==> flow/design.v <==
`default_nettype none
`timescale 1ns / 1ps
module register(
    input wire [4:0] R_Addr_A,
    input wire [4:0] R_Addr_B,
    input wire [4:0] W_Addr,
    input wire [31:0] W_Data,
    output wire [31:0] R_Data_A,
    output wire [31:0] R_Data_B,
    input wire CLK,
    input wire RST,
    input wire WE
    );
reg [31:0] r [0:31];
assign R_Data_A = r[R_Addr_A];
assign R_Data_B = r[R_Addr_B];
integer i;
always @ (posedge RST or posedge CLK)
begin
	if (RST) begin
		for (i = 0; i < 32; i = i + 1)
			r[i] <= 0;
	end else begin
		if (WE && W_Addr) r[W_Addr] <= W_Data;
	end
end
endmodule
`default_nettype none
`timescale 1ns / 1ps
module ALU(
    input wire [31:0] A,
    input wire [31:0] B,
    input wire [2:0] ALU_OP,
	input wire RST,
    output reg [31:0] F,
    output reg ZF,
    output reg OF
    );
always @* begin
	if (RST) begin
		F = 0;
		ZF = 0;
		OF = 0;
	end else begin
		case (ALU_OP)
			0: begin F = A & B; OF = 0; end
			1: begin F = A | B; OF = 0; end
			2: begin F = A ^ B; OF = 0; end
			3: begin F = ~(A | B); OF = 0; end
			4: begin {OF, F} = A + B; end
			5: begin {OF, F} = A - B; end
			6: begin F = A < B; OF = 0; end
			7: begin {OF, F} = B << A; end
			default: begin F = 0; OF = 0; end
		endcase
		ZF = F == 0 ? 1: 0;
	end
end
endmodule
`default_nettype none
`timescale 1ns / 1ps
module opt(
    input wire [5:0] OP,
    input wire [5:0] func,
    output reg WE,
    output reg [2:0] ALU_OP
    );
always @* begin
	ALU_OP = 3'b000;
	if (!OP) begin
		WE = 1;
		case (func)
			6'b100000: ALU_OP = 3'b100;
			6'b100010: ALU_OP = 3'b101;
			6'b100100: ALU_OP = 3'b000;
			6'b100101: ALU_OP = 3'b001;
			6'b100110: ALU_OP = 3'b010;
			6'b100111: ALU_OP = 3'b011;
			6'b101011: ALU_OP = 3'b110;
			6'b000100: ALU_OP = 3'b111;
		endcase
	end else begin
		WE = 0;
	end
end
endmodule
`default_nettype none
`timescale 1ns / 1ps
module CPU(
    input wire CLK,
    input wire RST,
	output wire [31:0]ALU_OUT,
	output wire ALU_OF,
	output wire ALU_ZF,
	output wire [31:0] dbg_inst,
	output wire [31:0] dbg_a,
    output wire [31:0] dbg_b,
	output wire [2:0] dbg_op,
	output wire reg_write_enable,
	output wire [31:0]alu_output,
	output wire [5:0] inst_addr,
	input wire [31:0] inst_data
    );
reg [31:0] PC;  
always @(posedge CLK or posedge RST)
begin
	if (RST) PC <= 0;
	else begin
		PC <= PC + 4;
	end
end
reg [31:0]inst_code;
always @(posedge CLK or posedge RST)
begin
	if (RST) inst_code <= 0;
	else inst_code <= inst_data;
end
assign dbg_inst = inst_code;
assign inst_addr = PC[7:2];
wire [5:0]op = inst_code[31:26];
wire [4:0]rs = inst_code[25:21];
wire [4:0]rt = inst_code[20:16];
wire [4:0]rd = inst_code[15:11];
wire [5:0]shamt = inst_code[10:6];
wire [5:0]func = inst_code[5:0];
wire [31:0]alu_input_A, alu_input_B;
register r(
	.R_Addr_A(rs),
	.R_Addr_B(rt),
	.W_Addr(rd),
	.R_Data_A(alu_input_A),
	.R_Data_B(alu_input_B),
	.W_Data(alu_output),
	.CLK(CLK),
	.RST(RST),
	.WE(reg_write_enable)
);
wire [2:0]alu_op;
wire alu_of, alu_zf;
opt o(
	.OP(op),
	.func(func),
	.ALU_OP(alu_op),
	.WE(reg_write_enable)
);
ALU a(
	.ALU_OP(alu_op),
	.A(alu_input_A),
	.B(alu_input_B),
	.F(alu_output),
	.OF(alu_of),
	.ZF(alu_zf),
	.RST(RST)
);
assign ALU_OUT = alu_output;
assign ALU_OF = alu_of;
assign ALU_ZF = alu_zf;
assign dbg_a = alu_input_A;
assign dbg_b = alu_input_B;
assign dbg_op = alu_op;
endmodule
# [Step by step through the tools: CPU]
# Tool output for the design above, in the order of the flow.
# Lines are those of the file above, counted from 1.
# The mark -- stands for no value.
[inputs] design="CPU" clock_port="CLK" cell_library="sky130hd" pvt_corner="tt_025C_1v80"

# [Word-level counts]
# Counts by Yosys on the flattened word-level netlist (proc, flatten, opt, wreduce). Print and check cells are left out. Cells with the same type and inputs are merged into one.
[op_classes] reduce_logical=40 n_cmp=1 shift=1 equal=107 muxes=12 addsub=3 bitwise=4
[ops] operator="32-bit case mux with 32-bit select" count=2
[ops] operator="32-bit case mux with 8-bit select" count=1
[ops] operator="5-bit equality test with constant B" count=48
[ops] operator="5-bit by 4-bit equality test with 1-bit output with constant B" count=24
[ops] operator="2-bit AND reduction" count=32
[ops] operator="32-bit 2-to-1 mux" count=2
[ops] operator="5-bit by 3-bit equality test with 1-bit output with constant B" count=12
[ops] operator="6-bit equality test with constant B" count=6
[ops] operator="32-bit by 32-bit adder with 33-bit output" count=1
[ops] operator="32-bit by 32-bit subtractor with 33-bit output" count=1
[ops] operator="32-bit by 32-bit left shift with 33-bit output" count=1
[ops] operator="32-bit by 3-bit adder with 32-bit output with constant B" count=1
[ops] operator="32-bit < comparator" count=1
[ops] operator="32-bit bitwise AND" count=1
[ops] operator="32-bit OR" count=1
[ops] operator="32-bit XOR" count=1
[ops] operator="32-bit NOT" count=1
[ops] operator="32-bit logical NOT" count=1
[ops] operator="5-bit by 2-bit equality test with 1-bit output with constant B" count=6
[ops] operator="3-bit case mux with 7-bit select" count=1
[ops] operator="5-bit by 1-bit equality test with 1-bit output with constant B" count=3
[ops] operator="5-bit logical NOT" count=3
[ops] operator="3-bit equality test with constant B" count=4
[ops] operator="3-bit by 2-bit equality test with 1-bit output with constant B" count=2
[ops] operator="6-bit by 3-bit equality test with 1-bit output with constant B" count=1
[ops] operator="6-bit logical NOT" count=1
[ops] operator="1-bit by 5-bit logical AND with 1-bit output" count=1
[ops] operator="5-bit OR reduction" count=1
# Not listed: further kinds 5, cells in them 8.
[bits] reg_bits=1088 output_inout_bits=172

# [Longest topological paths]
# Longest topological path by Yosys (ltp), each cell counted once; first at word level (registers and memories cut), then after technology mapping (sequential cells cut; the memories' decode and read muxes count).
[logic_depth] ltp_word=9 ABC_AREA=0 mapped_depth=32 mapped_depth_nobuf=24

# [After synthesis]
# Source: synth_stat.txt of the flow (Yosys; design flattened, memories mapped). It holds for the ABC_AREA given above (unset counts as 0); a run with the other value may have another netlist.
# The area totals of this step are shown rounded.
[synth_totals] flip_flops=1062 seq_area_um2=27000 synth_area_um2=60000 stdcells=7123 buffers=749
[by_type] type="sky130_fd_sc_hd__dfrtp_1" count=1062 area_total_um2=2.66E+04
[by_type] type="sky130_fd_sc_hd__o21ai_0" count=891 area_total_um2=4.46E+03
[by_type] type="sky130_fd_sc_hd__nand2_1" count=1180 area_total_um2=4.43E+03
[by_type] type="sky130_fd_sc_hd__nand3_1" count=660 area_total_um2=3.3E+03
[by_type] type="sky130_fd_sc_hd__a22oi_1" count=339 area_total_um2=2.54E+03
[by_type] type="sky130_fd_sc_hd__clkbuf_1" count=554 area_total_um2=2.08E+03
[by_type] type="sky130_fd_sc_hd__and3_1" count=308 area_total_um2=1.93E+03
[by_type] type="sky130_fd_sc_hd__nand4_1" count=212 area_total_um2=1.33E+03
[by_type] type="sky130_fd_sc_hd__ha_1" count=98 area_total_um2=1.23E+03
[by_type] type="sky130_fd_sc_hd__nor2_1" count=219 area_total_um2=822.038
[by_type] type="sky130_fd_sc_hd__a2111oi_0" count=86 area_total_um2=753.222
[by_type] type="sky130_fd_sc_hd__mux2_2" count=65 area_total_um2=731.952
[by_type] type="sky130_fd_sc_hd__a21oi_1" count=122 area_total_um2=610.586
[by_type] type="sky130_fd_sc_hd__mux2i_1" count=58 area_total_um2=580.557
[by_type] type="sky130_fd_sc_hd__o21ai_1" count=114 area_total_um2=570.547
[by_type] type="sky130_fd_sc_hd__a22o_1" count=60 area_total_um2=525.504
[by_type] type="sky130_fd_sc_hd__buf_2" count=102 area_total_um2=510.49
[by_type] type="sky130_fd_sc_hd__inv_1" count=124 area_total_um2=465.446
# Other cell types: 85; their cells: 869.
# The figures by module come from a second, unflattened synthesis with its own total; it is not the netlist above.
[hier_totals] hier_cells=5685 area_unflattened_um2=61000
# Rows give one instance, submodules left out.
[by_module] mod="register" n_cells=4385 n_inst=1 area_um2=51000
[by_module] mod="ALU" n_cells=1199 n_inst=1 area_um2=8100
[by_module] mod="CPU" n_cells=81 n_inst=1 area_um2=1300
[by_module] mod="opt" n_cells=20 n_inst=1 area_um2=130

# [Timing after synthesis]
# OpenSTA on the mapped netlist: ideal clock, no wires. The path of least setup slack (recovery checks aside). Input and output delay are each 20% of the period. Register names are those of the netlist, which keeps one name where synthesis merged equal registers.
[synth_timing] path_type="input port to output port" from="input port RST" to="output port alu_output[27]" t_first_pin_ns=2.400 path_delay_ns=35.347 driving_pins=6 tclk_ns=12.0 arrival_ns=37.747 required_time_ns=9.600 slack_ns=-28.147 period_less_setup_slack_ns=40.147
# "path_delay_ns" is the arrival time less input delay plus setup time.
# A path that ends at an output port has no setup time.
# "driving_pins": output pins that drive a net of the path, with the launching flip-flop's if there is one; two outputs of one cell count as two.
# "period_less_setup_slack_ns" = period - worst setup slack (recovery checks aside). The figure is calculated, with input and output delays left at 20% of the set period.
# The rows between start and end are the longest chain of elaborated cells between them; the timing report does not say that the signal goes this way. Where chains are equally long, one stands for them.
# Each line given opens the expression or statement behind the cell; cells for indexed reads and writes are added by Yosys, which also makes memories of some case tables.
[synth_via] cell_sequence="sky130_fd_sc_hd__inv_1 sky130_fd_sc_hd__buf_2 sky130_fd_sc_hd__buf_1 sky130_fd_sc_hd__and2_4 sky130_fd_sc_hd__buf_6 sky130_fd_sc_hd__buf_4" elab_chain_len=2 cone_cells=2
[synth_rtl] item="start, declared" line_no=91 source="input wire RST,"
[synth_rtl] item="32-bit 2-to-1 mux x2" line_no=40 source="if (RST) begin"
[synth_rtl] item="end, declared" line_no=100 source="output wire [31:0]alu_output,"

# [Worst path after layout]
# Path of least setup slack in the final report of stored run 1 (OpenROAD, finished layout, wires in). Where an end is a register, its clock arrival counts in the times.
[layout_timing] path_type="flip-flop to output port" from="register inst_code[16]" to="output port ALU_ZF" arrival_ns=8.93 t_first_pin_ns=0.80 driving_pins=25 slack_ns=0.67 required_time_ns=9.60 tclk_ns=12.0
# The rows between start and end are the longest chain of elaborated cells between them; the timing report does not say that the signal goes this way. Where chains are equally long, one stands for them.
[layout_via] cell_sequence="sky130_fd_sc_hd__dfrtp_4 sky130_fd_sc_hd__nor2_4 sky130_fd_sc_hd__and2_2 sky130_fd_sc_hd__buf_4 sky130_fd_sc_hd__a222oi_1 sky130_fd_sc_hd__nand3_1 sky130_fd_sc_hd__o32a_1 sky130_fd_sc_hd__inv_1 sky130_fd_sc_hd__ha_1 sky130_fd_sc_hd__inv_1 sky130_fd_sc_hd__a2111oi_0 sky130_fd_sc_hd__o31ai_2 sky130_fd_sc_hd__nand2_1 sky130_fd_sc_hd__o31ai_2 sky130_fd_sc_hd__a21oi_2 sky130_fd_sc_hd__o311a_1 sky130_fd_sc_hd__a21oi_1 sky130_fd_sc_hd__a221oi_1 sky130_fd_sc_hd__nor2b_1 sky130_fd_sc_hd__o22a_1 sky130_fd_sc_hd__a21oi_1 sky130_fd_sc_hd__o32ai_1 sky130_fd_sc_hd__nand4b_1 sky130_fd_sc_hd__nor2_2 sky130_fd_sc_hd__clkdlybuf4s50_1" elab_chain_len=9 cone_cells=46
[layout_rtl] item="start, declared" line_no=112 source="reg [31:0]inst_code;"
[layout_rtl] item="start, assigned" line_no=115 source="if (RST) inst_code <= 0;"
[layout_rtl] item="start, assigned" line_no=116 source="else inst_code <= inst_data;"
[layout_rtl] item="5-bit equality test" line_no=16 source="assign R_Data_B = r[R_Addr_B];"
[layout_rtl] item="32-bit case mux with 32-bit select" line_no=16
[layout_rtl] item="32-bit OR" line_no=49 source="3: begin F = ~(A | B); OF = 0; end"
[layout_rtl] item="32-bit NOT" line_no=49
[layout_rtl] item="32-bit case mux with 8-bit select" line_no=45 source="case (ALU_OP)"
[layout_rtl] item="32-bit 2-to-1 mux" line_no=40 source="if (RST) begin"
[layout_rtl] item="32-bit logical NOT" line_no=56 source="ZF = F == 0 ? 1: 0;"
[layout_rtl] item="1-bit 2-to-1 mux" line_no=56
[layout_rtl] item="1-bit 2-to-1 mux" line_no=40
[layout_rtl] item="end, declared" line_no=94 source="output wire ALU_ZF,"

Memo
Re: implementation data of CPU

Measured results for CPU: 3 stored runs of the Yosys and OpenROAD flow on sky130hd. The settings differ; the order carries no meaning. The constraints put input and output delay at 20% of the set period each and load the outputs with 0.01 pF.
"period_reached_ns" = clock period - worst setup slack. The figure is calculated, with input and output delays left at 20% of the set period.
Values from the reports are rounded here.

[flow] stored run 1: files
==> flow/run.sh <==
#!/bin/bash
# the make line also repeats the synthesis and layout settings of config.mk as NAME=value (left out here)
make -C /OpenROAD-flow-scripts/flow DESIGN_CONFIG=/design/flow/config.mk WORK_HOME=/design/flow/orfs CLKGATE_MAP_FILE= finish
==> flow/config.mk <==
export PLATFORM = sky130hd
export DESIGN_NAME = CPU
export DESIGN_NICKNAME = CPU
export VERILOG_FILES = /design/flow/design.v
export SDC_FILE = /design/flow/constraint.sdc
export NUM_CORES = 4
export LEC_CHECK = 0
export CAP_MARGIN = 20
export CELL_PAD_IN_SITES_DETAIL_PLACEMENT = 1
export CELL_PAD_IN_SITES_GLOBAL_PLACEMENT = 2
export CORE_MARGIN = 2
export CORE_UTILIZATION = 30
export GPL_ROUTABILITY_DRIVEN = 1
export PLACE_DENSITY = 0.45
export SETUP_SLACK_MARGIN = 0.5
export SLEW_MARGIN = 20
==> flow/constraint.sdc <==
create_clock -name core_clock -period 12.0 [get_ports {CLK}]
set_input_delay 2.4000 -clock core_clock [delete_from_list [all_inputs] [get_ports {CLK}]]
set_output_delay 2.4000 -clock core_clock [all_outputs]
set_load 0.01 [all_outputs]

[flow] stored run 1: metrics
[metrics] period_reached_ns = 11.333
[metrics] finish.utilization_pct = 36
[metrics] ys_area_um2 = 60000
[metrics] design_die_area_um2 = 200000
[metrics] timing.hold.ws_ns = 0.41
[metrics] ws_setup_ns = 0.67

[flow] stored run 2: files
==> flow/run.sh <==
#!/bin/bash
# the make line also repeats the synthesis and layout settings of config.mk as NAME=value (left out here)
make -C /OpenROAD-flow-scripts/flow DESIGN_CONFIG=/design/flow/config.mk WORK_HOME=/design/flow/orfs CLKGATE_MAP_FILE= finish
==> flow/config.mk <==
export PLATFORM = sky130hd
export DESIGN_NAME = CPU
export DESIGN_NICKNAME = CPU
export VERILOG_FILES = /design/flow/design.v
export SDC_FILE = /design/flow/constraint.sdc
export NUM_CORES = 4
export LEC_CHECK = 0
export ABC_AREA = 0
export CAP_MARGIN = 20
export CELL_PAD_IN_SITES_DETAIL_PLACEMENT = 2
export CELL_PAD_IN_SITES_GLOBAL_PLACEMENT = 2
export CORE_ASPECT_RATIO = 0.82
export CORE_MARGIN = 5
export CORE_UTILIZATION = 61
export CTS_CLUSTER_DIAMETER = 43
export GPL_ROUTABILITY_DRIVEN = 1
export GPL_TIMING_DRIVEN = 1
export HOLD_SLACK_MARGIN = 0.09
export MAX_ROUTING_LAYER = met5
export MIN_ROUTING_LAYER = met1
export PLACE_DENSITY = 0.38
export SETUP_SLACK_MARGIN = 4.81
export SLEW_MARGIN = 25
export TNS_END_PERCENT = 5
==> flow/constraint.sdc <==
create_clock -name core_clock -period 16.6 [get_ports {CLK}]
set_input_delay 3.3200 -clock core_clock [delete_from_list [all_inputs] [get_ports {CLK}]]
set_output_delay 3.3200 -clock core_clock [all_outputs]
set_load 0.01 [all_outputs]

[flow] stored run 2: did not finish, placement stopped with GPL-0301

[flow] stored run 3: files
==> flow/run.sh <==
#!/bin/bash
# the make line also repeats the synthesis and layout settings of config.mk as NAME=value (left out here)
make -C /OpenROAD-flow-scripts/flow DESIGN_CONFIG=/design/flow/config.mk WORK_HOME=/design/flow/orfs CLKGATE_MAP_FILE= finish
==> flow/config.mk <==
export PLATFORM = sky130hd
export DESIGN_NAME = CPU
export DESIGN_NICKNAME = CPU
export VERILOG_FILES = /design/flow/design.v
export SDC_FILE = /design/flow/constraint.sdc
export NUM_CORES = 4
export LEC_CHECK = 0
export CAP_MARGIN = 20
export CELL_PAD_IN_SITES_DETAIL_PLACEMENT = 1
export CELL_PAD_IN_SITES_GLOBAL_PLACEMENT = 2
export CORE_MARGIN = 2
export CORE_UTILIZATION = 24
export GPL_ROUTABILITY_DRIVEN = 1
export PLACE_DENSITY = 0.45
export SETUP_SLACK_MARGIN = 0.5
export SLEW_MARGIN = 20
==> flow/constraint.sdc <==
create_clock -name core_clock -period 11.5 [get_ports {CLK}]
set_input_delay 2.3000 -clock core_clock [delete_from_list [all_inputs] [get_ports {CLK}]]
set_output_delay 2.3000 -clock core_clock [all_outputs]
set_load 0.01 [all_outputs]

[flow] stored run 3: metrics
[metrics] period_reached_ns = 10.847
[metrics] finish.utilization_pct = 30
[metrics] ys_area_um2 = 60000
[metrics] design_die_area_um2 = 250000
[metrics] timing.hold.ws_ns = 0.41
[metrics] ws_setup_ns = 0.65
